==> flow/design.v <==
module fullAdder(input logic a,b,cin,
					  output logic out,cout);
	assign out = (a ^ b) ^ cin;
	assign cout = ( b & cin) | (a & b) | (a & cin);
endmodule
module nBitsADD #(parameter N=32)
					  (input logic [N-1:0] a,b,
					   input logic cin,
					   output logic [N-1:0] out,
					   output logic overflow,cout);
	logic [N-1:0] carry;  
   genvar i;
   generate 
		for(i=0;i<N;i=i+1)
			begin: generateNbitAdder
				if(i==0)
					fullAdder f(a[0],b[0],cin,out[0],carry[0]); 
				else
					fullAdder f(a[i],b[i],carry[i-1],out[i],carry[i]);
			end
   endgenerate
	assign cout = carry[N-1];
	assign overflow = (carry[N-1] ^ carry[N-2]) | 1'b0;  
endmodule 
module Register #(parameter N=32)
					  (input logic [N-1:0] in,
						input logic clk, rst, enable,
						output logic [N-1:0] out);
	always_ff @ (posedge clk) begin
		if (rst) out<={N{1'b0}};
		else if (enable) out<=in;
		else out<=out;
	end	
endmodule 
module mux4 #(parameter N=32)
				 (input logic [N-1:0]in0,in1,in2,in3,in4,in5,in6,in7,in8,in9,in10,in11,in12,in13,in14,in15,
				  input logic [3:0] sel,
				  output logic [N-1:0]out);
	assign out=(sel == 4'b0)? in0 : (sel == 4'b1)? in1 : (sel == 4'b10)? in2 : (sel == 4'b11)? in3 :
				  (sel == 4'b100)? in4 : (sel == 4'b101)? in5 : (sel == 4'b110)? in6 : (sel == 4'b111)? in7 :
				  (sel == 4'b1000)? in8 : (sel == 4'b1001)? in9 : (sel == 4'b1010)? in10 : (sel == 4'b1011)? in11 :
				  (sel == 4'b1100)? in12 : (sel == 4'b1101)? in13 : (sel == 4'b1110)? in14 : in15;				
endmodule
module nBitsAND #(parameter N=32)
					  (input logic [N-1:0]a,b,
						output logic [N-1:0]out);
	assign out = a & b;
endmodule 
module nBitsOR #(parameter N=32)
					 (input logic [N-1:0]a,b,
					  output logic [N-1:0]out);
	assign out = a | b;
endmodule 
module nBitsNOT #(parameter N=32)
					  (input logic [N-1:0]a,
						output logic [N-1:0]out);
	assign out = ~a;
endmodule 
module nBitsC2 #(parameter N=32)
					 (input logic [N-1:0]a,
					  output logic [N-1:0]out);
	assign out = (~a) + 1'b1;
endmodule 
module nBitsShift	#(parameter N=32)
						 (input logic [N-1:0] a,
						  input logic [N-1:0]shamt,
						  input logic sel,  
						  output logic [N-1:0] out);
	logic [N-1:0] outIzq, outDer;
	assign outDer = a>>shamt;		
	assign outIzq = a<<shamt;
	assign out = (sel == 1'b0) ? outDer : outIzq;
endmodule
module ALU #(parameter N=32)
				(input logic [N-1:0] a, b,
				 input logic [3:0] sel,
				 output logic z, n, v,  
				 output logic [N-1:0] result);
	logic [N-1:0] outAND, outOR, outADD, selB, outC2, outShift, nLO, nHI, Ra, Rb;
	logic HI, LO, selShift, cout; 
	assign HI = 1'b1;
	assign LO = 1'b0;
	assign nLO = {N{LO}};
	assign nHI = {N{HI}};
	assign selShift = (sel == 4'b11) ? HI : LO;  
	assign selB = (sel == 4'b1) ? Rb : outC2;  
	assign n = result[N-1];
	assign z = (result == nLO) ? 1'b1 : 1'b0;
	assign Ra = (sel != 4'b1001)? a : b;
	assign Rb = (sel != 4'b1001)? b : a;
	nBitsAND #(N) AND (Ra, Rb, outAND);
	nBitsADD #(N) ADD (Ra, selB, LO, outADD, v, cout);
	nBitsOR #(N) OR (Ra, Rb, outOR);
	nBitsC2 #(N) C2 (Rb, outC2);
	nBitsShift #(N) SHIFT (Ra, Rb, selShift, outShift);
	mux4 #(N) MUX (nLO, outADD, outADD, outShift, outShift, outAND, outOR, Rb, Ra, outADD, nHI, nHI, nHI, nHI, nHI, nHI,
						sel, result);
endmodule
module AverageUnit #(parameter N=32)
						  (input logic [N-1:0] pixel,
							output logic [N-1:0] out);
	logic [9:0] outADD1, outADD2, etapa1, etapa2, etapa3;
	nBitsADD #(10) ADD1 ({2'b0,pixel[7:0]},{2'b0,pixel[15:8]},1'b0,outADD1);
	nBitsADD #(10) ADD2 ({2'b0,pixel[23:16]}, outADD1, 1'b0, outADD2);
	nBitsADD #(10) ADD3 (outADD2, outADD2>>2'b10, 1'b0, etapa1);
	nBitsADD #(10) ADD4 (etapa1, etapa1>>3'b100, 1'b0, etapa2);
	nBitsADD #(10) ADD5 (etapa2, etapa2>>4'b1000, 1'b0, etapa3);
	assign out = etapa3>>2'b10;
endmodule 
module UmbralUnit #(parameter N=32)
						 (input logic [N-1:0] pixel,
						  input logic [N-1:0] umbral,
						  output logic  out);
	assign out = (pixel[7:0]>=umbral)? 1 : 0;
endmodule 
module PAU #(parameter N=32)
				(input logic [N-1:0] pix, umbral,
				 input logic sel,
				 output logic [N-1:0] out);
	logic [N-1:0] outProm, outUmb;
	logic umb;
	AverageUnit #(N) Prom (pix, outProm);
	UmbralUnit #(N) Umb (pix, umbral, umb);
	assign outUmb = {{(N-1){1'b0}}, umb};  
	assign out = (sel)?  outUmb : outProm;  
endmodule 
module mux3 #(parameter N=32)
				 (input logic [N-1:0] in1, in2, in3, in4, in5, in6, in7, in8,
				  input logic [2:0] sel,
				  output logic [N-1:0] out);
	assign out = (sel == 3'b0) ? in1 : (sel == 3'b1) ? in2 : (sel == 3'b10) ? in3 : (sel == 3'b11) ? in4 : 
					 (sel == 3'b100) ? in5 : (sel == 3'b101) ? in6 : (sel == 3'b110) ? in7 : in8;
endmodule
module ConditionalUnit (input logic z, v, n, enable1, enable2, clk, rst,  
								input logic [2:0] cond,  
								output logic out);  
	logic [2:0] regMem, regFlags;
	logic outCond;
	assign regFlags[0]=z;
	assign regFlags[1]=v;
	assign regFlags[2]=n;
	Register #(3) REG (regFlags, clk, rst, enable1, regMem);
	mux3 #(1) MUX (regMem[0] & 1'b1,  
					 ~(regMem[0] ^ 1'b0),  
					 ~(regMem[2] ^ regMem[1]),  
						regMem[2] ^ regMem[1],  
					 ~(regMem[0] ^ 1'b0) & ~(regMem[2] ^ regMem[1]),  
						(regMem[0] & 1'b1) | (regMem[2] ^ regMem[1]),  
						1'b0,  
						1'b1,  
						cond, outCond);
	assign out = (enable2) ? outCond : 1'b0 ;
endmodule 
module ControlUnit(input logic [9:0] InstHeader,
						 output logic RnSrc, ImmSrc, RsSrc, ResultSrc, IOFlag, PAUOp, ImmExt, FlagWrite, ALUSrc, BranchInst, MemWrite, RegWrite, MemPWrite,
						 output logic [3:0] ALUControl,
						 output logic [2:0] CondFlag,
						 output logic [1:0] MemToReg);
	always_comb begin
		if (InstHeader[6:5] == 2'b0) begin  
			if (InstHeader[4]) begin  
				if(InstHeader[3:0] == 4'b1) begin  
					RnSrc = 1'b0;
					ImmSrc = 1'b0;
					ImmExt = 1'b1;
					RegWrite = 1'b1;
					RsSrc = 1'b0;
					PAUOp = 1'b0;
					FlagWrite = 1'b0;
					ALUSrc = 1'b1;
					BranchInst = 1'b0;
					ALUControl = 4'b10;
					CondFlag = InstHeader[9:7];  
					ResultSrc = 1'b0;
					MemWrite = 1'b0;
					MemPWrite = 1'b0;
					IOFlag = 1'b0;
					MemToReg = 2'b1;
				end
				else if(InstHeader[3:0] == 4'b10) begin  
					RnSrc = 1'b0;
					ImmSrc = 1'b0;
					ImmExt = 1'b1;
					RegWrite = 1'b1;
					RsSrc = 1'b0;
					PAUOp = 1'b0;
					FlagWrite = 1'b0;
					ALUSrc = 1'b1;
					BranchInst = 1'b0;
					ALUControl = 4'b1;
					CondFlag = InstHeader[9:7];  
					ResultSrc = 1'b0;
					MemWrite = 1'b0;
					MemPWrite = 1'b0;
					IOFlag = 1'b0;
					MemToReg = 2'b1;
				end
				else if(InstHeader[3:0] == 4'b11) begin 
					RnSrc = 1'b0;
					ImmSrc = 1'b0;
					ImmExt = 1'b1;
					RegWrite = 1'b1;
					RsSrc = 1'b0;
					PAUOp = 1'b0;
					FlagWrite = 1'b0;
					ALUSrc = 1'b1;
					BranchInst = 1'b0;
					ALUControl = 4'b0111;
					CondFlag = InstHeader[9:7];  
					ResultSrc = 1'b0;
					MemWrite = 1'b0;
					MemPWrite = 1'b0;
					IOFlag = 1'b0;
					MemToReg = 2'b01;
				end
				else if(InstHeader[3:0] == 4'b110) begin 
					RnSrc = 1'b0;
					ImmSrc = 1'b0;
					ImmExt = 1'b0;
					RegWrite = 1'b1;
					RsSrc = 1'b0;
					PAUOp = 1'b0;
					FlagWrite = 1'b0;
					ALUSrc = 1'b1;
					BranchInst = 1'b0;
					ALUControl = 4'b110;
					CondFlag = InstHeader[9:7];  
					ResultSrc = 1'b0;
					MemWrite = 1'b0;
					MemPWrite = 1'b0;
					IOFlag = 1'b0;
					MemToReg = 2'b1;
				end
				else if(InstHeader[3:0] == 4'b111) begin 
					RnSrc = 1'b1;
					ImmSrc = 1'b0;
					ImmExt = 1'b1;
					RegWrite = 1'b0;
					RsSrc = 1'b0;
					PAUOp = 1'b0;
					FlagWrite = 1'b1;
					ALUSrc = 1'b1;
					BranchInst = 1'b0;
					ALUControl = 4'b10;
					CondFlag = InstHeader[9:7];  
					ResultSrc = 1'b0;
					MemWrite = 1'b0;
					MemPWrite = 1'b0;
					IOFlag = 1'b0;
					MemToReg = 2'b01;
				end
				else if(InstHeader[3:0] == 4'b1000) begin 
					RnSrc = 1'b0;
					ImmSrc = 1'b0;
					ImmExt = 1'b0;
					RegWrite = 1'b1;
					RsSrc = 1'b0;
					PAUOp = 1'b0;
					FlagWrite = 1'b0;
					ALUSrc = 1'b1;
					BranchInst = 1'b0;
					ALUControl = 4'b11;
					CondFlag = InstHeader[9:7];  
					ResultSrc = 1'b0;
					MemWrite = 1'b0;
					MemPWrite = 1'b0;
					IOFlag = 1'b0;
					MemToReg = 2'b1;
				end
				else if(InstHeader[3:0] == 4'b1001) begin 
					RnSrc = 1'b0;
					ImmSrc = 1'b0;
					ImmExt = 1'b0;
					RegWrite = 1'b1;
					RsSrc = 1'b0;
					PAUOp = 1'b0;
					FlagWrite = 1'b0;
					ALUSrc = 1'b1;
					BranchInst = 1'b0;
					ALUControl = 4'b100;
					CondFlag = InstHeader[9:7];  
					ResultSrc = 1'b0;
					MemWrite = 1'b0;
					MemPWrite = 1'b0;
					IOFlag = 1'b0;
					MemToReg = 2'b1;
				end
				else begin 
					RnSrc = 1'b0;
					ImmSrc = 1'b0;
					ImmExt = 1'b0;
					RegWrite = 1'b0;
					RsSrc = 1'b0;
					PAUOp = 1'b0;
					FlagWrite = 1'b0;
					ALUSrc = 1'b0;
					BranchInst = 1'b0;
					ALUControl = 4'b0;
					CondFlag = 3'b0;
					ResultSrc = 1'b0;
					MemWrite = 1'b0;
					MemPWrite = 1'b0;
					IOFlag = 1'b0;
					MemToReg = 2'b0;
				end
			end
			else begin  
				if(InstHeader[3:0] == 4'b1) begin  
					RnSrc = 1'b0;
					ImmSrc = 1'b0;
					ImmExt = 1'b0;
					RegWrite = 1'b1;
					RsSrc = 1'b0;
					PAUOp = 1'b0;
					FlagWrite = 1'b0;
					ALUSrc = 1'b0;
					BranchInst = 1'b0;
					ALUControl = 4'b10;
					CondFlag = InstHeader[9:7];  
					ResultSrc = 1'b0;
					MemWrite = 1'b0;
					MemPWrite = 1'b0;
					IOFlag = 1'b0;
					MemToReg = 2'b1;
				end
				else if(InstHeader[3:0] == 4'b10) begin  
					RnSrc = 1'b0;
					ImmSrc = 1'b0;
					ImmExt = 1'b0;
					RegWrite = 1'b1;
					RsSrc = 1'b0;
					PAUOp = 1'b0;
					FlagWrite = 1'b0;
					ALUSrc = 1'b0;
					BranchInst = 1'b0;
					ALUControl = 4'b1;
					CondFlag = InstHeader[9:7];  
					ResultSrc = 1'b0;
					MemWrite = 1'b0;
					MemPWrite = 1'b0;
					IOFlag = 1'b0;
					MemToReg = 2'b1;
				end
				else if (InstHeader[3:0] == 4'b11) begin  
					RnSrc = 1'b0;
					ImmSrc = 1'b0;
					ImmExt = 1'b0;
					RegWrite = 1'b1;
					RsSrc = 1'b1;
					PAUOp = 1'b0;
					FlagWrite = 1'b0;
					ALUSrc = 1'b0;
					BranchInst = 1'b0;
					ALUControl = 4'b1000;
					CondFlag = InstHeader[9:7];  
					ResultSrc = 1'b0;
					MemWrite = 1'b0;
					MemPWrite = 1'b0;
					IOFlag = 1'b0;
					MemToReg = 2'b01;
				end
				else if (InstHeader[3:0] == 4'b110) begin  
					RnSrc = 1'b0;
					ImmSrc = 1'b0;
					ImmExt = 1'b0;
					RegWrite = 1'b1;
					RsSrc = 1'b0;
					PAUOp = 1'b0;
					FlagWrite = 1'b0;
					ALUSrc = 1'b0;
					BranchInst = 1'b0;
					ALUControl = 4'b110;
					CondFlag = InstHeader[9:7];  
					ResultSrc = 1'b0;
					MemWrite = 1'b0;
					MemPWrite = 1'b0;
					IOFlag = 1'b0;
					MemToReg = 2'b1;
				end
				else if (InstHeader[3:0] == 4'b111) begin  
					RnSrc = 1'b0;
					ImmSrc = 1'b0;
					ImmExt = 1'b0;
					RegWrite = 1'b0;
					RsSrc = 1'b1;
					PAUOp = 1'b0;
					FlagWrite = 1'b1;
					ALUSrc = 1'b0;
					BranchInst = 1'b0;
					ALUControl = 4'b1001;
					CondFlag = InstHeader[9:7];  
					ResultSrc = 1'b0;
					MemWrite = 1'b0;
					MemPWrite = 1'b0;
					IOFlag = 1'b0;
					MemToReg = 2'b0;
				end
				else if (InstHeader[3:0] == 4'b1000) begin  
					RnSrc = 1'b0;
					ImmSrc = 1'b0;
					ImmExt = 1'b0;
					RegWrite = 1'b1;
					RsSrc = 1'b0;
					PAUOp = 1'b0;
					FlagWrite = 1'b0;
					ALUSrc = 1'b0;
					BranchInst = 1'b0;
					ALUControl = 4'b11;
					CondFlag = InstHeader[9:7];  
					ResultSrc = 1'b0;
					MemWrite = 1'b0;
					MemPWrite = 1'b0;
					IOFlag = 1'b0;
					MemToReg = 2'b1;
				end
				else if (InstHeader[3:0] == 4'b1001) begin  
					RnSrc = 1'b0;
					ImmSrc = 1'b0;
					ImmExt = 1'b0;
					RegWrite = 1'b1;
					RsSrc = 1'b0;
					PAUOp = 1'b0;
					FlagWrite = 1'b0;
					ALUSrc = 1'b0;
					BranchInst = 1'b0;
					ALUControl = 4'b100;
					CondFlag = InstHeader[9:7];  
					ResultSrc = 1'b0;
					MemWrite = 1'b0;
					MemPWrite = 1'b0;
					IOFlag = 1'b0;
					MemToReg = 2'b1;
				end
				else if (InstHeader[3:0] == 4'b1010) begin  
					RnSrc = 1'b0;
					ImmSrc = 1'b0;
					ImmExt = 1'b0;
					RegWrite = 1'b1;
					RsSrc = 1'b0;
					PAUOp = 1'b0;
					FlagWrite = 1'b0;
					ALUSrc = 1'b0;
					BranchInst = 1'b0;
					ALUControl = 4'b0;
					CondFlag = InstHeader[9:7];  
					ResultSrc = 1'b1;
					MemWrite = 1'b0;
					MemPWrite = 1'b0;
					IOFlag = 1'b0;
					MemToReg = 2'b1;
				end
				else if (InstHeader[3:0] == 4'b1011) begin  
					RnSrc = 1'b0;
					ImmSrc = 1'b0;
					ImmExt = 1'b0;
					RegWrite = 1'b1;
					RsSrc = 1'b0;
					PAUOp = 1'b1;
					FlagWrite = 1'b0;
					ALUSrc = 1'b0;
					BranchInst = 1'b0;
					ALUControl = 4'b0;
					CondFlag = InstHeader[9:7];  
					ResultSrc = 1'b1;
					MemWrite = 1'b0;
					MemPWrite = 1'b0;
					IOFlag = 1'b0;
					MemToReg = 2'b1;
				end
				else begin  
					RnSrc = 1'b0;
					ImmSrc = 1'b0;
					ImmExt = 1'b0;
					RegWrite = 1'b0;
					RsSrc = 1'b0;
					PAUOp = 1'b0;
					FlagWrite = 1'b0;
					ALUSrc = 1'b0;
					BranchInst = 1'b0;
					ALUControl = 4'b0;
					CondFlag = 3'b0;
					ResultSrc = 1'b0;
					MemWrite = 1'b0;
					MemPWrite = 1'b0;
					IOFlag = 1'b0;
					MemToReg = 2'b0;
				end
			end
		end
		else if(InstHeader[6:5] == 2'b1) begin  
			if (InstHeader[4:3] == 2'b0) begin  
				RnSrc = 1'b0;
				ImmSrc = 1'b0;
				ImmExt = 1'b1;
				RegWrite = 1'b0;
				RsSrc = 1'b1;
				PAUOp = 1'b0;
				FlagWrite = 1'b0;
				ALUSrc = 1'b1;
				BranchInst = 1'b0;
				ALUControl = 4'b1;
				CondFlag = 3'b0;
				ResultSrc = 1'b0;
				MemWrite = 1'b1;
				MemPWrite = 1'b0;
				IOFlag = 1'b0;
				MemToReg = 2'b0;
			end
			else if (InstHeader[4:3] == 2'b1) begin  
				RnSrc = 1'b0;
				ImmSrc = 1'b0;
				ImmExt = 1'b0;
				RegWrite = 1'b1;
				RsSrc = 1'b1;
				PAUOp = 1'b0;
				FlagWrite = 1'b0;
				ALUSrc = 1'b0;
				BranchInst = 1'b0;
				ALUControl = 4'b1000;
				CondFlag = InstHeader[9:7];  
				ResultSrc = 1'b0;
				MemWrite = 1'b0;
				MemPWrite = 1'b0;
				IOFlag = 1'b0;
				MemToReg = 2'b10;
			end
			else if (InstHeader[4:3] == 2'b10) begin  
				RnSrc = 1'b0;
				ImmSrc = 1'b0;
				ImmExt = 1'b0;
				RegWrite = 1'b0;
				RsSrc = 1'b1;
				PAUOp = 1'b0;
				FlagWrite = 1'b0;
				ALUSrc = 1'b0;
				BranchInst = 1'b0;
				ALUControl = 4'b1000;
				CondFlag = InstHeader[9:7];  
				ResultSrc = 1'b0;
				MemWrite = 1'b0;
				MemPWrite = 1'b1;
				IOFlag = 1'b0;
				MemToReg = 2'b1;
			end
			else if (InstHeader[4:3] == 2'b11) begin  
				RnSrc = 1'b0;
				ImmSrc = 1'b0;
				ImmExt = 1'b1;
				RegWrite = 1'b1;
				RsSrc = 1'b1;
				PAUOp = 1'b0;
				FlagWrite = 1'b0;
				ALUSrc = 1'b1;
				BranchInst = 1'b0;
				ALUControl = 4'b1;
				CondFlag = InstHeader[9:7];  
				ResultSrc = 1'b0;
				MemWrite = 1'b0;
				MemPWrite = 1'b0;
				IOFlag = 1'b0;
				MemToReg = 2'b0;
			end
			else begin  
				RnSrc = 1'b0;
				ImmSrc = 1'b0;
				ImmExt = 1'b0;
				RegWrite = 1'b0;
				RsSrc = 1'b0;
				PAUOp = 1'b0;
				FlagWrite = 1'b0;
				ALUSrc = 1'b0;
				BranchInst = 1'b0;
				ALUControl = 4'b0;
				CondFlag = 3'b0;
				ResultSrc = 1'b0;
				MemWrite = 1'b0;
				MemPWrite = 1'b0;
				IOFlag = 1'b0;
				MemToReg = 2'b0;
			end
		end
		else if (InstHeader[6:5] == 2'b10) begin  
			RnSrc = 1'b0;
			ImmSrc = 1'b1;
			ImmExt = 1'b0;
			RegWrite = 1'b0;
			RsSrc = 1'b0;
			PAUOp = 1'b0;
			FlagWrite = 1'b0;
			ALUSrc = 1'b1;
			BranchInst = 1'b1;
			ALUControl = 4'b111;
			CondFlag = InstHeader[9:7];
			ResultSrc = 1'b0;
			MemWrite = 1'b0;
			MemPWrite = 1'b0;
			IOFlag = 1'b0;
			MemToReg = 2'b1;
		end
		else begin  
			RnSrc = 1'b0;
			ImmSrc = 1'b0;
			ImmExt = 1'b0;
			RegWrite = 1'b0;
			RsSrc = 1'b0;
			PAUOp = 1'b0;
			FlagWrite = 1'b0;
			ALUSrc = 1'b0;
			BranchInst = 1'b0;
			ALUControl = 4'b0;
			CondFlag = 3'b0;
			ResultSrc = 1'b0;
			MemWrite = 1'b0;
			MemPWrite = 1'b0;
			IOFlag = 1'b0;
			MemToReg = 2'b0;
		end
	end 
endmodule 
module Extend (input logic [26:0] imm,
					input logic ImmSrc, ImmExt,
					output logic [31:0] ExtImm);
	logic [31:0] ext14, ext27;
	assign ext14 = (ImmExt) ? { {18{ imm[13] }} , imm[13:0]} : { {18{ 1'b0 }} , imm[13:0]};  
	assign ext27 = (ImmExt) ? { {5{ imm[26] }} , imm} : { {5{ 1'b0 }} , imm };  
	assign ExtImm = (ImmSrc) ? ext27 : ext14;
endmodule 
module RegisterFile #(parameter N=4, M=32)
			(input logic clk,
			input logic rst,
			input logic WE3,
			input logic [N-1:0] A1,
			input logic [N-1:0] A2,
			input logic [N-1:0] A3,
			input logic [M-1:0] WD3,
			input logic [M-1:0] R15,
			output logic [M-1:0] RD1,
			output logic [M-1:0] RD2);
logic [31:0]rf[16];  
logic [31:0] rd1f, rd2f;
always_ff@(posedge clk)
	if (rst) begin
		for (int k = 0; k < 16; k++) rf[k] <= 32'b0;
	end
	else if (WE3) rf[A3] <= WD3;
	assign rd1f = (WE3 && A3 == A1) ? WD3 : rf[A1];
	assign rd2f = (WE3 && A3 == A2) ? WD3 : rf[A2];
	assign RD1 = (A1==4'b1111)? R15:rd1f;
	assign RD2 = (A1==4'b1111)? R15:rd2f;
endmodule
module Fetch #(parameter N = 32)
              (input  logic clk, rst, PCsrc,
		  		   input  logic [N-1:0] PCalu,
				   input  logic [N-1:0] imem_rdata,
				   output logic [N-1:0] inst,
					output logic [N-1:0] PCout);
	logic [N-1:0] PCin, PCplus1;
	Register #(N) PC (PCin, clk, rst, 1'b1, PCout);
	nBitsADD #(N) Sumador (PCout, 32'b1, 1'b0, PCplus1);
	assign inst = imem_rdata;  
	assign PCin = (PCsrc)? PCalu : PCplus1;
endmodule
module Decode #(parameter N=32)
					(input logic [N-1:0] inst, PC, DataWrite,
					 input logic [3:0] Rd,
					 input logic clk, rst, RegWrite,
					 output logic [N-1:0] Ra, Rb, ExtImm,
					 output logic [3:0] RdOut,
					 output logic MemPWrite, RegWriteOut, MemWrite, BranchInst, ALUSrc, FlagWrite, PAUOp, IOFlag, ResultSrc,
					 output logic [3:0] ALUControl,
					 output logic [2:0] CondFlag,
					 output logic [1:0] MemToReg);
	logic RnSrc, ImmSrc, RsSrc, ImmExt;
	logic [3:0] A1, A2;
	logic [26:0] ImmMux;
	ControlUnit UnidadControl (inst[31:22], RnSrc, ImmSrc, RsSrc, ResultSrc, IOFlag, PAUOp, ImmExt, FlagWrite, ALUSrc, 
										BranchInst, MemWrite, RegWriteOut, MemPWrite, ALUControl, CondFlag, MemToReg);
	RegisterFile #(4, N) BancoRegistro (clk, rst, RegWrite, A1, A2, Rd,	DataWrite, PC, Ra, Rb);
	Extend Extension (ImmMux, ImmSrc, ImmExt, ExtImm);
	assign ImmMux = (ImmSrc) ? inst[26:0] : { {13{1'b0}},inst[13:0]};
	assign A1 = (RnSrc) ? inst[17:14] : inst[21:18];
	assign A2 = (RsSrc) ? inst[17:14] : inst[13:10];
	assign RdOut = inst[17:14];
endmodule 
module Execute #(parameter N=32)
					(input logic MemPWrite, RegWrite, MemWrite, BranchInst, ALUSrc, FlagWrite, PAUOp, IOFlag, ResultSrc, clk, rst,
					 input logic [1:0] MemToReg,
					 input logic [3:0] ALUControl,
					 input logic [2:0] CondFlag,
					 input logic [31:0] Ra, Rb, ExtIm,
					 input logic [3:0] Rd,
					 output logic PCSrc, RegWriteOut, MemWriteOut, MemPWriteOut, IOFlagOut,
					 output logic [1:0] MemToRegOut,
					 output logic [N-1:0] ALUResult, WriteData, 
					 output logic [3:0] RdOut);
	logic z, v, n, enable2, condi;
	logic [31:0] ALUOut, APUout, RbMux;
	assign MemPWriteOut = MemPWrite;
	assign MemToRegOut = MemToReg;
	assign MemWriteOut = MemWrite;
	assign IOFlagOut = IOFlag;
	assign RdOut = Rd;
	assign WriteData = Rb;
	assign enable2 = BranchInst | RegWrite;  
	assign RegWriteOut = condi & RegWrite;  
	assign PCSrc = condi & BranchInst;  
	ConditionalUnit UniCondicion (z, v, n, FlagWrite, enable2, clk, rst, CondFlag, condi);
	ALU #(32) ALUnit (Ra, RbMux, ALUControl, z, n, v, ALUOut);
	PAU #(32) PAUnit (Ra, Rb,PAUOp, APUout);
	assign RbMux = (ALUSrc) ? ExtIm : Rb;
	assign ALUResult = (ResultSrc) ? APUout : ALUOut;
endmodule 
module MemoryStage #(parameter N = 32) 
						  (input logic clk, MEMWrite, MemPWrite, PCSrc, RegWrite, IOFlag,
							input logic [1:0] MemToReg,
							input logic [N-1:0] address, WriteData,
							input logic [3:0] RdIn,
							input logic [N-1:0] dmem_rdata,
							input logic [1:0] pmem_rdata,
							output logic [N-1:0] ReadDataDataMem, ReadDataPixMem, ALUresultOut,
							output logic [3:0]  RdOut,
							output logic PCSrcOut, RegWriteOut, IOFlagOut,
							output logic [1:0] MemToRegOut);
	assign ReadDataDataMem = dmem_rdata;
	assign ReadDataPixMem = {{(N-2){1'b0}}, pmem_rdata};
	assign ALUresultOut = address;
	assign RdOut = RdIn;
	assign PCSrcOut = PCSrc;
	assign RegWriteOut = RegWrite;
	assign IOFlagOut = IOFlag;
	assign MemToRegOut = MemToReg;
endmodule
module WriteBack #(parameter N=32)
						(input logic PCSrc, RegWrite, IOFlag,
						 input logic [1:0] MemToReg,
						 input logic [N-1:0] IOIn, ReadData, ReadDataP, ALUOut, 
						 input logic [3:0] Rd,
						 output logic [N-1:0] OutData, 
						 output logic [3:0] RdOut,
						 output logic PCSrcOut, RegWriteOut);
	logic [N-1:0] Result;
	assign Result = (MemToReg == 2'b0) ? ReadData : (MemToReg == 2'b1) ? ALUOut : (MemToReg == 2'b10) ? ReadDataP : 32'b0;
	assign OutData = (IOFlag) ? IOIn : Result;
	assign PCSrcOut = PCSrc;
	assign RegWriteOut = RegWrite;
	assign RdOut = Rd;
endmodule   
module ArquitecturaHybridARMIPS(input logic clk, reset,
										  output logic [31:0] imem_addr,
										  input logic [31:0] imem_rdata,
										  output logic [31:0] mem_addr,
										  output logic dmem_we,
										  output logic [31:0] dmem_wdata,
										  input logic [31:0] dmem_rdata,
										  output logic pmem_we,
										  output logic [1:0] pmem_wdata,
										  input logic [1:0] pmem_rdata,
										  output logic rf_we,
										  output logic [3:0] rf_waddr,
										  output logic [31:0] rf_wdata);
	logic enable;
	logic [31:0] inDE, PC, DataWrite, PCalu, IOIn, outFE;
	logic [3:0] Rd;
	logic PCSrc, RegWrite;
	logic [117:0] outDE, inEXE;
	logic [74:0] outEXE, inMEM;
	logic [104:0] outMEM, inWB;
	assign enable = 1'b1;
	assign IOIn = 32'b0;
	assign imem_addr = PC;
	assign mem_addr = inMEM[31:0];
	assign dmem_we = inMEM[72];
	assign dmem_wdata = inMEM[63:32];
	assign pmem_we = inMEM[73];
	assign pmem_wdata = inMEM[33:32];
	assign rf_we = RegWrite;
	assign rf_waddr = Rd;
	assign rf_wdata = DataWrite;
	Fetch #(32) IF (clk, reset, PCSrc,
		  		   DataWrite,
				   imem_rdata,
				   outFE, PC);
	Decode #(32) DE (inDE, PC, DataWrite,
					 Rd,
					 clk, reset, RegWrite,
					 outDE[95:64], outDE[63:32], outDE[31:0],  
					 outDE[99:96],  
					 outDE[100], outDE[101], outDE[102], outDE[103], outDE[104],  
					 outDE[105], outDE[106], outDE[107], outDE[108],   
					 outDE[112:109],  
					 outDE[115:113],  
					 outDE[117:116]);  
	Execute #(32) EXE (inEXE[100], inEXE[101], inEXE[102], inEXE[103], inEXE[104],  
					  inEXE[105], inEXE[106], inEXE[107], inEXE[108],  
					  clk, reset,
					  inEXE[117:116],  
					  inEXE[112:109],  
					  inEXE[115:113],  
					  inEXE[95:64], inEXE[63:32], inEXE[31:0],  
					  inEXE[99:96],  
					  outEXE[70], outEXE[71], outEXE[72], outEXE[73], outEXE[74],  
					  outEXE[69:68],  
					  outEXE[31:0], outEXE[63:32],  
					  outEXE[67:64]);  
	MemoryStage #(32) MEM (clk,
							inMEM[72], inMEM[73], inMEM[70], inMEM[71], inMEM[74],  
							inMEM[69:68],  
							inMEM[31:0], inMEM[63:32],  
							inMEM[67:64],  
							dmem_rdata, pmem_rdata,
							outMEM[31:0], outMEM[63:32], outMEM[95:64],  
							outMEM[99:96],  
							outMEM[102], outMEM[103], outMEM[104],  
							outMEM[101:100]);  
	WriteBack #(32) WB (inWB[102], inWB[103], inWB[104],  
						 inWB[101:100],  
						 IOIn, inWB[31:0], inWB[63:32], inWB[95:64],  
						 inWB[99:96],  
						 DataWrite, 
						 Rd,
						 PCSrc, RegWrite);
	Register #(32) IF_DE (outFE, clk, reset, enable, inDE);
	Register #(118) DE_EXE (outDE, clk, reset, enable, inEXE);
	Register #(75) EXE_MEM (outEXE, clk, reset, enable, inMEM);
	Register #(105) MEM_WB (outMEM, clk, reset, enable, inWB);
endmodule
# ---- Tool chain data of ArquitecturaHybridARMIPS
# Tool output for the design above before and after an edit, in the order of the flow.
# Lines under "before" count in the file above, lines under "after" in the edited file.
# "change" is "after" less "before", of the values as shown.
# Cell names lack the library's common part.
# A cell with n/a has no value.
dict set report setup {
  top {ArquitecturaHybridARMIPS}
  clk_port {clk}
  cell_library {sky130hd}
  corner {tt_025C_1v80}
}

# ---- Edit of the RTL
# The edit as a unified diff against the file above.
# The edited RTL no longer does the same as the RTL above: the edit was made by script, with no optimisation intended.
# begin of diff
@@ -68,5 +68,5 @@
 						  output logic [N-1:0] out);
 	logic [N-1:0] outIzq, outDer;
-	assign outDer = a>>shamt;		
+	assign outDer = a>>1;		
 	assign outIzq = a<<shamt;
 	assign out = (sel == 1'b0) ? outDer : outIzq;
# end of diff

# ---- Word-level counts
# Yosys after proc, flatten, opt, wreduce and memory -nomap, before mapping. Enables and synchronous resets that opt folds into registers are not counted as muxes. Memory bits, and registers merged into a memory's read port (data or address), are not among the register bits. Print and check cells are not counted.
# Memory sizes are those after Yosys's memory passes, which may raise the word count (mostly to a power of two), join words into wider ones and drop unused or constant bits.
# element before after change
set classes {}
lappend classes {add_sub_neg 1 1 0}
lappend classes {compare 1 1 0}
lappend classes {n_eq 35 35 0}
lappend classes {shift 2 1 -1}
lappend classes {mux 175 175 0}
lappend classes {logic 518 518 0}
lappend classes {n_reduce_logical 13 13 0}
# op before after change
set ops {}
lappend ops {{>> shifter 32 x 32 -> 32 bit} 1 0 -1}
# Operator kinds equal on both sides are left out: 38.
# element before after change
set bits {}
lappend bits {reg_bits 332 332 0}
lappend bits {mem_bits_rw 512 512 0}
lappend bits {memories 1 1 0}
lappend bits {inputBits 68 68 0}
lappend bits {out_inout_bits 137 137 0}
lappend bits {elab_cells 757 756 -1}

# ---- Depth
# Depth = most cells in a row (Yosys ltp): at word level without a register or memory, in the mapped netlist without a sequential cell, where the memories' decode and read muxes count.
# element before after change
set depth {}
lappend depth {depth_word 109 109 0}
lappend depth {abc_area 0 0 n/a}
lappend depth {depth_mapped 54 56 2}
lappend depth {depth_no_buf 48 50 2}

# ---- Mapped cells and area
# Source: synth_stat.txt of the flow (Yosys; design flattened, memories mapped). It holds for the ABC_AREA given above (unset counts as 0); a run with the other value may have another netlist.
# type before after change
set by_type {}
lappend by_type {nor2_1 796 735 -61}
lappend by_type {clkbuf_1 346 294 -52}
lappend by_type {nor3_1 93 41 -52}
lappend by_type {nand2_1 754 713 -41}
lappend by_type {mux2i_1 198 163 -35}
lappend by_type {inv_1 118 144 26}
lappend by_type {nand2b_1 37 11 -26}
lappend by_type {o21ai_0 135 111 -24}
lappend by_type {o32ai_1 28 6 -22}
lappend by_type {a21oi_1 239 256 17}
lappend by_type {mux4_2 147 132 -15}
lappend by_type {nand3_1 175 161 -14}
lappend by_type {nor2b_1 169 182 13}
lappend by_type {a211oi_1 97 85 -12}
lappend by_type {buf_1 64 53 -11}
lappend by_type {o211ai_1 23 12 -11}
lappend by_type {xnor2_1 23 34 11}
lappend by_type {xor2_1 22 12 -10}
# Cell types equal on both sides are left out: 11.
# The list need not be complete.
# element before after change
set mapped {}
lappend mapped {cells 5322 4949 -373}
lappend mapped {yosys_area_mm2 0.0498841 0.0473216 -0.0025625}
lappend mapped {sequential_area_mm2 0.021941 0.021941 0.000000}
lappend mapped {ffs 840 840 0}
lappend mapped {buf_cells 575 526 -49}
# The figures by module come from a second, unflattened synthesis with its own total; it is not the netlist above.
# element before after change
set unflattened {}
lappend unflattened {cells_unflattened 5757 5376 -381}
lappend unflattened {hier_area_mm2 0.0617993 0.0595358 -0.0022635}
# Rows give one instance, submodules left out.
# module instances n_cells area_mm2 mod_seq_area_mm2
set by_module_before {}
lappend by_module_before {RegisterFile 1 1820 0.027654 0.0153747}
lappend by_module_before {{mux4 (N=32)} 1 900 0.0058619 0}
lappend by_module_before {{nBitsShift (N=32)} 1 607 0.0043492 0}
lappend by_module_before {{Register (N=118)} 1 380 0.0041565 0.0023623}
lappend by_module_before {{Register (N=105)} 1 339 0.0037561 0.002102}
lappend by_module_before {{Register (N=75)} 1 242 0.0027164 0.0015014}
lappend by_module_before {{Register (N=32)} 2 103 0.0011636 0.0006406}
lappend by_module_before {fullAdder 114 1 0.00002 0}
lappend by_module_before {{Execute (N=32)} 1 116 0.0014151 0}
lappend by_module_before {{ALU (N=32)} 1 295 0.0013663 0}
lappend by_module_before {{WriteBack (N=32)} 1 123 0.0012825 0}
lappend by_module_before {{Fetch (N=32)} 1 70 0.000792 0}
lappend by_module_before {{MemoryStage (N=32)} 1 106 0.000792 0}
lappend by_module_before {{nBitsC2 (N=32)} 1 91 0.0006556 0}
# before: Further modules, not shown: 14.
# module instances n_cells area_mm2 mod_seq_area_mm2
set by_module_after {}
lappend by_module_after {RegisterFile 1 1820 0.027654 0.0153747}
lappend by_module_after {{mux4 (N=32)} 1 900 0.0058619 0}
lappend by_module_after {{Register (N=118)} 1 380 0.0041565 0.0023623}
lappend by_module_after {{Register (N=105)} 1 339 0.0037561 0.002102}
lappend by_module_after {{Register (N=75)} 1 242 0.0027164 0.0015014}
lappend by_module_after {{Register (N=32)} 2 103 0.0011636 0.0006406}
lappend by_module_after {fullAdder 114 1 0.00002 0}
lappend by_module_after {{nBitsShift (N=32)} 1 226 0.0020858 0}
lappend by_module_after {{Execute (N=32)} 1 116 0.0014151 0}
lappend by_module_after {{ALU (N=32)} 1 295 0.0013663 0}
lappend by_module_after {{WriteBack (N=32)} 1 123 0.0012825 0}
lappend by_module_after {{Fetch (N=32)} 1 70 0.000792 0}
lappend by_module_after {{MemoryStage (N=32)} 1 106 0.000792 0}
lappend by_module_after {{nBitsC2 (N=32)} 1 91 0.0006556 0}
# after: Further modules, not shown: 14.

# ---- Worst setup path after synthesis
# OpenSTA on the mapped netlist: ideal clock, no wires. The path of least setup slack (recovery checks aside). Input and output delay are each 20% of the period. Register names are those of the netlist, which keeps one name where synthesis merged equal registers.
# element before after change
set synth_timing {}
lappend synth_timing {path_type {register to register} {register to register} n/a}
lappend synth_timing {from {register DE_EXE.out[104]} {register DE_EXE.out[110]} n/a}
lappend synth_timing {to {register EXE.UniCondicion.REG.out[0]} {register EXE.UniCondicion.REG.out[0]} n/a}
lappend synth_timing {period_ps 14000 14000 0}
lappend synth_timing {setup_time_ps 59 87 28}
lappend synth_timing {t_first_pin_ps 0 0 0}
lappend synth_timing {arrival_time_ps 14475 15457 982}
lappend synth_timing {required_time_ps 13941 13913 -28}
lappend synth_timing {path_slack_ps -534 -1544 -1010}
lappend synth_timing {path_delay_ps 14534 15544 1010}
lappend synth_timing {stages 54 56 2}
lappend synth_timing {path_buffers 6 6 0}
lappend synth_timing {synth_period_reached_ps 14534 15544 1010}
# "path_delay_ps" is the arrival time less input delay plus setup time.
# "stages": output pins that drive a net of the path, with the launching flip-flop's if there is one; two outputs of one cell count as two.
# "synth_period_reached_ps" = period - worst setup slack (recovery checks aside). The figure is calculated, with input and output delays left at 20% of the set period.
# Between the ends stands the longest chain of elaborated cells between them, by number of cells; it is not shown to be the way that was timed. Of several equally long chains one is given.
# A line is the first line of the expression or statement that the cell stems from. Yosys adds cells for indexed reads and writes and turns some case tables into memories.
# At most two assigning lines are given for a register; there are more.
dict set report synth_via_before {
  path_cell_list {dfxtp_1 > buf_6 > mux2_2 > buf_2 > mux2i_4 > buf_2 > buf_2 > buf_4 > buf_2 > nor2_1 > xnor2_1 > fa_1 > inv_1 > fa_1 > fa_1 > fa_1 > inv_1 > fa_1 > (+18 left out) > fa_1 > fa_1 > fa_1 > fa_1 > fa_1 > fa_1 > fa_1 > fa_1 > inv_1 > fa_1 > fa_1 > o221ai_1 > o21ai_0 > a41o_1 > a31oi_1 > nand4_1 > nor4_1 > a31o_1}
  elab_chain_cells 109
  cells_between 237
  lines_between 16
  classes_between {1 x add/sub; 2 x shift; 16 x mux; 217 x logic; 1 x reduce/logical}
}
# element line
set synth_rtl_before {}
lappend synth_rtl_before {{start: declaration} 28} ;# output logic [N-1:0] out);
lappend synth_rtl_before {{start: assignment} 31} ;# else if (enable) out<=in;
lappend synth_rtl_before {{start: assignment} 32} ;# else out<=out;
lappend synth_rtl_before {{two-way mux 32 bit} 710} ;# assign RbMux = (ALUSrc) ? ExtIm : Rb;
lappend synth_rtl_before {{two-way mux 32 bit} 90} ;# assign Rb = (sel != 4'b1001)? b : a;
lappend synth_rtl_before {{NOT 32 bit} 62} ;# assign out = (~a) + 1'b1;
lappend synth_rtl_before {{adder 32 x 1 -> 32 bit} 62}
lappend synth_rtl_before {{two-way mux 32 bit} 86} ;# assign selB = (sel == 4'b1) ? Rb : outC2;
lappend synth_rtl_before {{AND 1 bit (2 in a row)} 4} ;# assign cout = ( b & cin) | (a & b) | (a & cin);
lappend synth_rtl_before {{OR 1 bit (2 in a row)} 4}
lappend synth_rtl_before {{(+85 left out)} n/a}
lappend synth_rtl_before {{OR 1 bit (2 in a row)} 4}
lappend synth_rtl_before {{bitwise XOR 1 bit} 3} ;# assign out = (a ^ b) ^ cin;
lappend synth_rtl_before {{two-way mux 32 bit (2 in a row)} 41} ;# (sel == 4'b1000)? in8 : (sel == 4'b1001)? in9 : (sel == 4'b1010)? in10 : (sel == 4'b1011)? in11 :
lappend synth_rtl_before {{two-way mux 32 bit (4 in a row)} 40} ;# (sel == 4'b100)? in4 : (sel == 4'b101)? in5 : (sel == 4'b110)? in6 : (sel == 4'b111)? in7 :
lappend synth_rtl_before {{two-way mux 32 bit (4 in a row)} 39} ;# assign out=(sel == 4'b0)? in0 : (sel == 4'b1)? in1 : (sel == 4'b10)? in2 : (sel == 4'b11)? in3 :
lappend synth_rtl_before {{logical NOT 32 bit} 88} ;# assign z = (result == nLO) ? 1'b1 : 1'b0;
lappend synth_rtl_before {{two-way mux 1 bit} 88}
lappend synth_rtl_before {{end: assignment} 31}
lappend synth_rtl_before {{end: assignment} 32}
lappend synth_rtl_before {{end: declaration} 28}
dict set report synth_via_after {
  path_cell_list {dfxtp_1 > buf_4 > nor4bb_1 > buf_2 > buf_6 > buf_6 > clkbuf_1 > buf_1 > a21oi_1 > ha_1 > inv_1 > fa_1 > inv_1 > fa_1 > fa_1 > fa_1 > inv_1 > fa_1 > (+20 left out) > fa_1 > fa_1 > fa_1 > fa_1 > fa_1 > inv_1 > fa_1 > inv_1 > fa_1 > fa_1 > fa_1 > mux2_2 > o21ai_0 > a2bb2oi_1 > a31oi_1 > a41oi_1 > nand3_1 > o31ai_1}
  elab_chain_cells 109
  cells_between 247
  classes_between {1 x add/sub; 10 x eq/ne; 1 x shift; 16 x mux; 217 x logic; 2 x reduce/logical}
}
# element line
set synth_rtl_after {}
lappend synth_rtl_after {{start: declaration} 28} ;# output logic [N-1:0] out);
lappend synth_rtl_after {{start: assignment} 31} ;# else if (enable) out<=in;
lappend synth_rtl_after {{start: assignment} 32} ;# else out<=out;
lappend synth_rtl_after {{!= test 4 bit} 90} ;# assign Rb = (sel != 4'b1001)? b : a;
lappend synth_rtl_after {{two-way mux 32 bit} 90}
lappend synth_rtl_after {{NOT 32 bit} 62} ;# assign out = (~a) + 1'b1;
lappend synth_rtl_after {{adder 32 x 1 -> 32 bit} 62}
lappend synth_rtl_after {{two-way mux 32 bit} 86} ;# assign selB = (sel == 4'b1) ? Rb : outC2;
lappend synth_rtl_after {{AND 1 bit (2 in a row)} 4} ;# assign cout = ( b & cin) | (a & b) | (a & cin);
lappend synth_rtl_after {{OR 1 bit (2 in a row)} 4}
lappend synth_rtl_after {{(+85 left out)} n/a}
lappend synth_rtl_after {{OR 1 bit (2 in a row)} 4}
lappend synth_rtl_after {{bitwise XOR 1 bit} 3} ;# assign out = (a ^ b) ^ cin;
lappend synth_rtl_after {{two-way mux 32 bit (2 in a row)} 41} ;# (sel == 4'b1000)? in8 : (sel == 4'b1001)? in9 : (sel == 4'b1010)? in10 : (sel == 4'b1011)? in11 :
lappend synth_rtl_after {{two-way mux 32 bit (4 in a row)} 40} ;# (sel == 4'b100)? in4 : (sel == 4'b101)? in5 : (sel == 4'b110)? in6 : (sel == 4'b111)? in7 :
lappend synth_rtl_after {{two-way mux 32 bit (4 in a row)} 39} ;# assign out=(sel == 4'b0)? in0 : (sel == 4'b1)? in1 : (sel == 4'b10)? in2 : (sel == 4'b11)? in3 :
lappend synth_rtl_after {{logical NOT 32 bit} 88} ;# assign z = (result == nLO) ? 1'b1 : 1'b0;
lappend synth_rtl_after {{two-way mux 1 bit} 88}
lappend synth_rtl_after {{end: assignment} 31}
lappend synth_rtl_after {{end: assignment} 32}
lappend synth_rtl_after {{end: declaration} 28}

# ---- Path in the finished layout
# Path of least setup slack in the final report of the runs of set A (OpenROAD, finished layout, wires in). Where an end is a register, its clock arrival counts in the times.
# The path's times are printed in steps of 10 ps; the period is the one set.
# element before after change
set layout_timing {}
lappend layout_timing {path_type {register to register} {register to register} n/a}
lappend layout_timing {from {register DE_EXE.out[104]} {register DE_EXE.out[111]} n/a}
lappend layout_timing {to {register EXE.UniCondicion.REG.out[0]} {register EXE.UniCondicion.REG.out[0]} n/a}
lappend layout_timing {period_ps 13700 13700 0}
lappend layout_timing {setup_time_ps 50 80 30}
lappend layout_timing {t_first_pin_ps 700 690 -10}
lappend layout_timing {arrival_time_ps 13880 14100 220}
lappend layout_timing {required_time_ps 14340 14300 -40}
lappend layout_timing {path_slack_ps 470 200 -270}
lappend layout_timing {stages 48 49 1}
lappend layout_timing {path_buffers 0 1 1}
# Between the ends stands the longest chain of elaborated cells between them, by number of cells; it is not shown to be the way that was timed. Of several equally long chains one is given.
# At most two assigning lines are given for a register; there are more.
dict set report layout_via_before {
  path_cell_list {dfxtp_4 > mux2_4 > mux2i_4 > nor2_1 > xnor2_1 > fa_1 > inv_1 > fa_2 > fa_2 > fa_1 > inv_1 > fa_1 > inv_1 > fa_2 > fa_1 > inv_1 > fa_1 > fa_2 > (+12 left out) > fa_1 > fa_2 > fa_2 > fa_2 > fa_1 > fa_1 > fa_2 > fa_1 > inv_1 > fa_2 > fa_1 > o221ai_2 > o21ai_1 > a41o_1 > a31oi_1 > nand4_1 > nor4_2 > a31o_1}
  elab_chain_cells 109
  cells_between 237
  lines_between 16
  classes_between {1 x add/sub; 2 x shift; 16 x mux; 217 x logic; 1 x reduce/logical}
}
# element line
set layout_rtl_before {}
lappend layout_rtl_before {{start: declaration} 28} ;# output logic [N-1:0] out);
lappend layout_rtl_before {{start: assignment} 31} ;# else if (enable) out<=in;
lappend layout_rtl_before {{start: assignment} 32} ;# else out<=out;
lappend layout_rtl_before {{two-way mux 32 bit} 710} ;# assign RbMux = (ALUSrc) ? ExtIm : Rb;
lappend layout_rtl_before {{two-way mux 32 bit} 90} ;# assign Rb = (sel != 4'b1001)? b : a;
lappend layout_rtl_before {{NOT 32 bit} 62} ;# assign out = (~a) + 1'b1;
lappend layout_rtl_before {{adder 32 x 1 -> 32 bit} 62}
lappend layout_rtl_before {{two-way mux 32 bit} 86} ;# assign selB = (sel == 4'b1) ? Rb : outC2;
lappend layout_rtl_before {{AND 1 bit (2 in a row)} 4} ;# assign cout = ( b & cin) | (a & b) | (a & cin);
lappend layout_rtl_before {{OR 1 bit (2 in a row)} 4}
lappend layout_rtl_before {{(+85 left out)} n/a}
lappend layout_rtl_before {{OR 1 bit (2 in a row)} 4}
lappend layout_rtl_before {{bitwise XOR 1 bit} 3} ;# assign out = (a ^ b) ^ cin;
lappend layout_rtl_before {{two-way mux 32 bit (2 in a row)} 41} ;# (sel == 4'b1000)? in8 : (sel == 4'b1001)? in9 : (sel == 4'b1010)? in10 : (sel == 4'b1011)? in11 :
lappend layout_rtl_before {{two-way mux 32 bit (4 in a row)} 40} ;# (sel == 4'b100)? in4 : (sel == 4'b101)? in5 : (sel == 4'b110)? in6 : (sel == 4'b111)? in7 :
lappend layout_rtl_before {{two-way mux 32 bit (4 in a row)} 39} ;# assign out=(sel == 4'b0)? in0 : (sel == 4'b1)? in1 : (sel == 4'b10)? in2 : (sel == 4'b11)? in3 :
lappend layout_rtl_before {{logical NOT 32 bit} 88} ;# assign z = (result == nLO) ? 1'b1 : 1'b0;
lappend layout_rtl_before {{two-way mux 1 bit} 88}
lappend layout_rtl_before {{end: assignment} 31}
lappend layout_rtl_before {{end: assignment} 32}
lappend layout_rtl_before {{end: declaration} 28}
dict set report layout_via_after {
  path_cell_list {dfxtp_4 > nor4bb_4 > buf_4 > mux2i_4 > fa_2 > inv_2 > fa_2 > fa_2 > fa_2 > inv_2 > fa_2 > inv_2 > fa_2 > fa_2 > inv_2 > fa_2 > inv_2 > fa_2 > (+13 left out) > fa_2 > fa_2 > fa_2 > fa_2 > fa_2 > inv_2 > fa_2 > inv_2 > fa_2 > fa_2 > fa_1 > mux2_4 > o21ai_4 > a2bb2oi_2 > a31oi_1 > a41oi_2 > nand3_1 > o31ai_1}
  elab_chain_cells 109
  cells_between 247
  classes_between {1 x add/sub; 10 x eq/ne; 1 x shift; 16 x mux; 217 x logic; 2 x reduce/logical}
}
# element line
set layout_rtl_after {}
lappend layout_rtl_after {{start: declaration} 28} ;# output logic [N-1:0] out);
lappend layout_rtl_after {{start: assignment} 31} ;# else if (enable) out<=in;
lappend layout_rtl_after {{start: assignment} 32} ;# else out<=out;
lappend layout_rtl_after {{!= test 4 bit} 90} ;# assign Rb = (sel != 4'b1001)? b : a;
lappend layout_rtl_after {{two-way mux 32 bit} 90}
lappend layout_rtl_after {{NOT 32 bit} 62} ;# assign out = (~a) + 1'b1;
lappend layout_rtl_after {{adder 32 x 1 -> 32 bit} 62}
lappend layout_rtl_after {{two-way mux 32 bit} 86} ;# assign selB = (sel == 4'b1) ? Rb : outC2;
lappend layout_rtl_after {{AND 1 bit (2 in a row)} 4} ;# assign cout = ( b & cin) | (a & b) | (a & cin);
lappend layout_rtl_after {{OR 1 bit (2 in a row)} 4}
lappend layout_rtl_after {{(+85 left out)} n/a}
lappend layout_rtl_after {{OR 1 bit (2 in a row)} 4}
lappend layout_rtl_after {{bitwise XOR 1 bit} 3} ;# assign out = (a ^ b) ^ cin;
lappend layout_rtl_after {{two-way mux 32 bit (2 in a row)} 41} ;# (sel == 4'b1000)? in8 : (sel == 4'b1001)? in9 : (sel == 4'b1010)? in10 : (sel == 4'b1011)? in11 :
lappend layout_rtl_after {{two-way mux 32 bit (4 in a row)} 40} ;# (sel == 4'b100)? in4 : (sel == 4'b101)? in5 : (sel == 4'b110)? in6 : (sel == 4'b111)? in7 :
lappend layout_rtl_after {{two-way mux 32 bit (4 in a row)} 39} ;# assign out=(sel == 4'b0)? in0 : (sel == 4'b1)? in1 : (sel == 4'b10)? in2 : (sel == 4'b11)? in3 :
lappend layout_rtl_after {{logical NOT 32 bit} 88} ;# assign z = (result == nLO) ? 1'b1 : 1'b0;
lappend layout_rtl_after {{two-way mux 1 bit} 88}
lappend layout_rtl_after {{end: assignment} 31}
lappend layout_rtl_after {{end: assignment} 32}
lappend layout_rtl_after {{end: declaration} 28}

# ---- Layout results
# Both versions went through the flow (Yosys, OpenROAD) with the same settings in each pair. Constraints: input delay and output delay 20% of the set period each, output load 0.01 pF.
dict set report flow_settings_set_A {
  CORE_MARGIN 5
  CORE_UTILIZATION 40
  period_ns 13.7
  CAP_MARGIN 20
  SLEW_MARGIN 20
}
# element before after change
set results_set_A {}
lappend results_set_A {synthArea_mm2 0.0498841 0.0473216 -0.0025625}
lappend results_set_A {final_die_area_mm2 0.131874 0.125284 -0.006590}
lappend results_set_A {final_stdcell_area_mm2 0.0561589 0.0536152 -0.0025437}
lappend results_set_A {post_route_util_pct 45.4 45.5 0.1}
lappend results_set_A {ws_setup_ps 467 196 -271}
lappend results_set_A {timing.setup.tns_ps 0 0 0}
lappend results_set_A {hold_ws_ps 409 412 3}
lappend results_set_A {fin_power_mw 7.601 7.357 -0.244}
lappend results_set_A {achieved_clock_period_ps 13233 13504 271}
dict set report flow_settings_set_B {
  ABC_AREA 0
  CELL_PAD_IN_SITES_DETAIL_PLACEMENT 1
  CORE_MARGIN 5
  CORE_UTILIZATION 18
  CTS_CLUSTER_DIAMETER 73
  MAX_ROUTING_LAYER {met4}
  PLACE_DENSITY_LB_ADDON 0.08
  SETUP_SLACK_MARGIN -0.66
  period_ns 7.71
  CAP_MARGIN 20
  SLEW_MARGIN 20
}
# element before after change
set results_set_B {}
lappend results_set_B {synthArea_mm2 0.0498841 0.0473216 -0.0025625}
lappend results_set_B {final_die_area_mm2 0.287763 0.273252 -0.014511}
lappend results_set_B {final_stdcell_area_mm2 0.0622735 0.0591705 -0.0031030}
lappend results_set_B {post_route_util_pct 22.5 22.6 0.1}
lappend results_set_B {ws_setup_ps -5194 -5667 -473}
lappend results_set_B {timing.setup.tns_ps -62959 -70246 -7287}
lappend results_set_B {hold_ws_ps 430 425 -5}
lappend results_set_B {fin_power_mw 15.647 14.843 -0.804}
lappend results_set_B {achieved_clock_period_ps 12904 13377 473}
# "achieved_clock_period_ps" = clock period - worst setup slack. The figure is calculated, with input and output delays left at 20% of the set period.
# By "fin_power_mw" is meant OpenSTA's value without simulated activity: inputs other than the clock are taken to toggle once in ten clock periods, and the tool carries that through the logic.
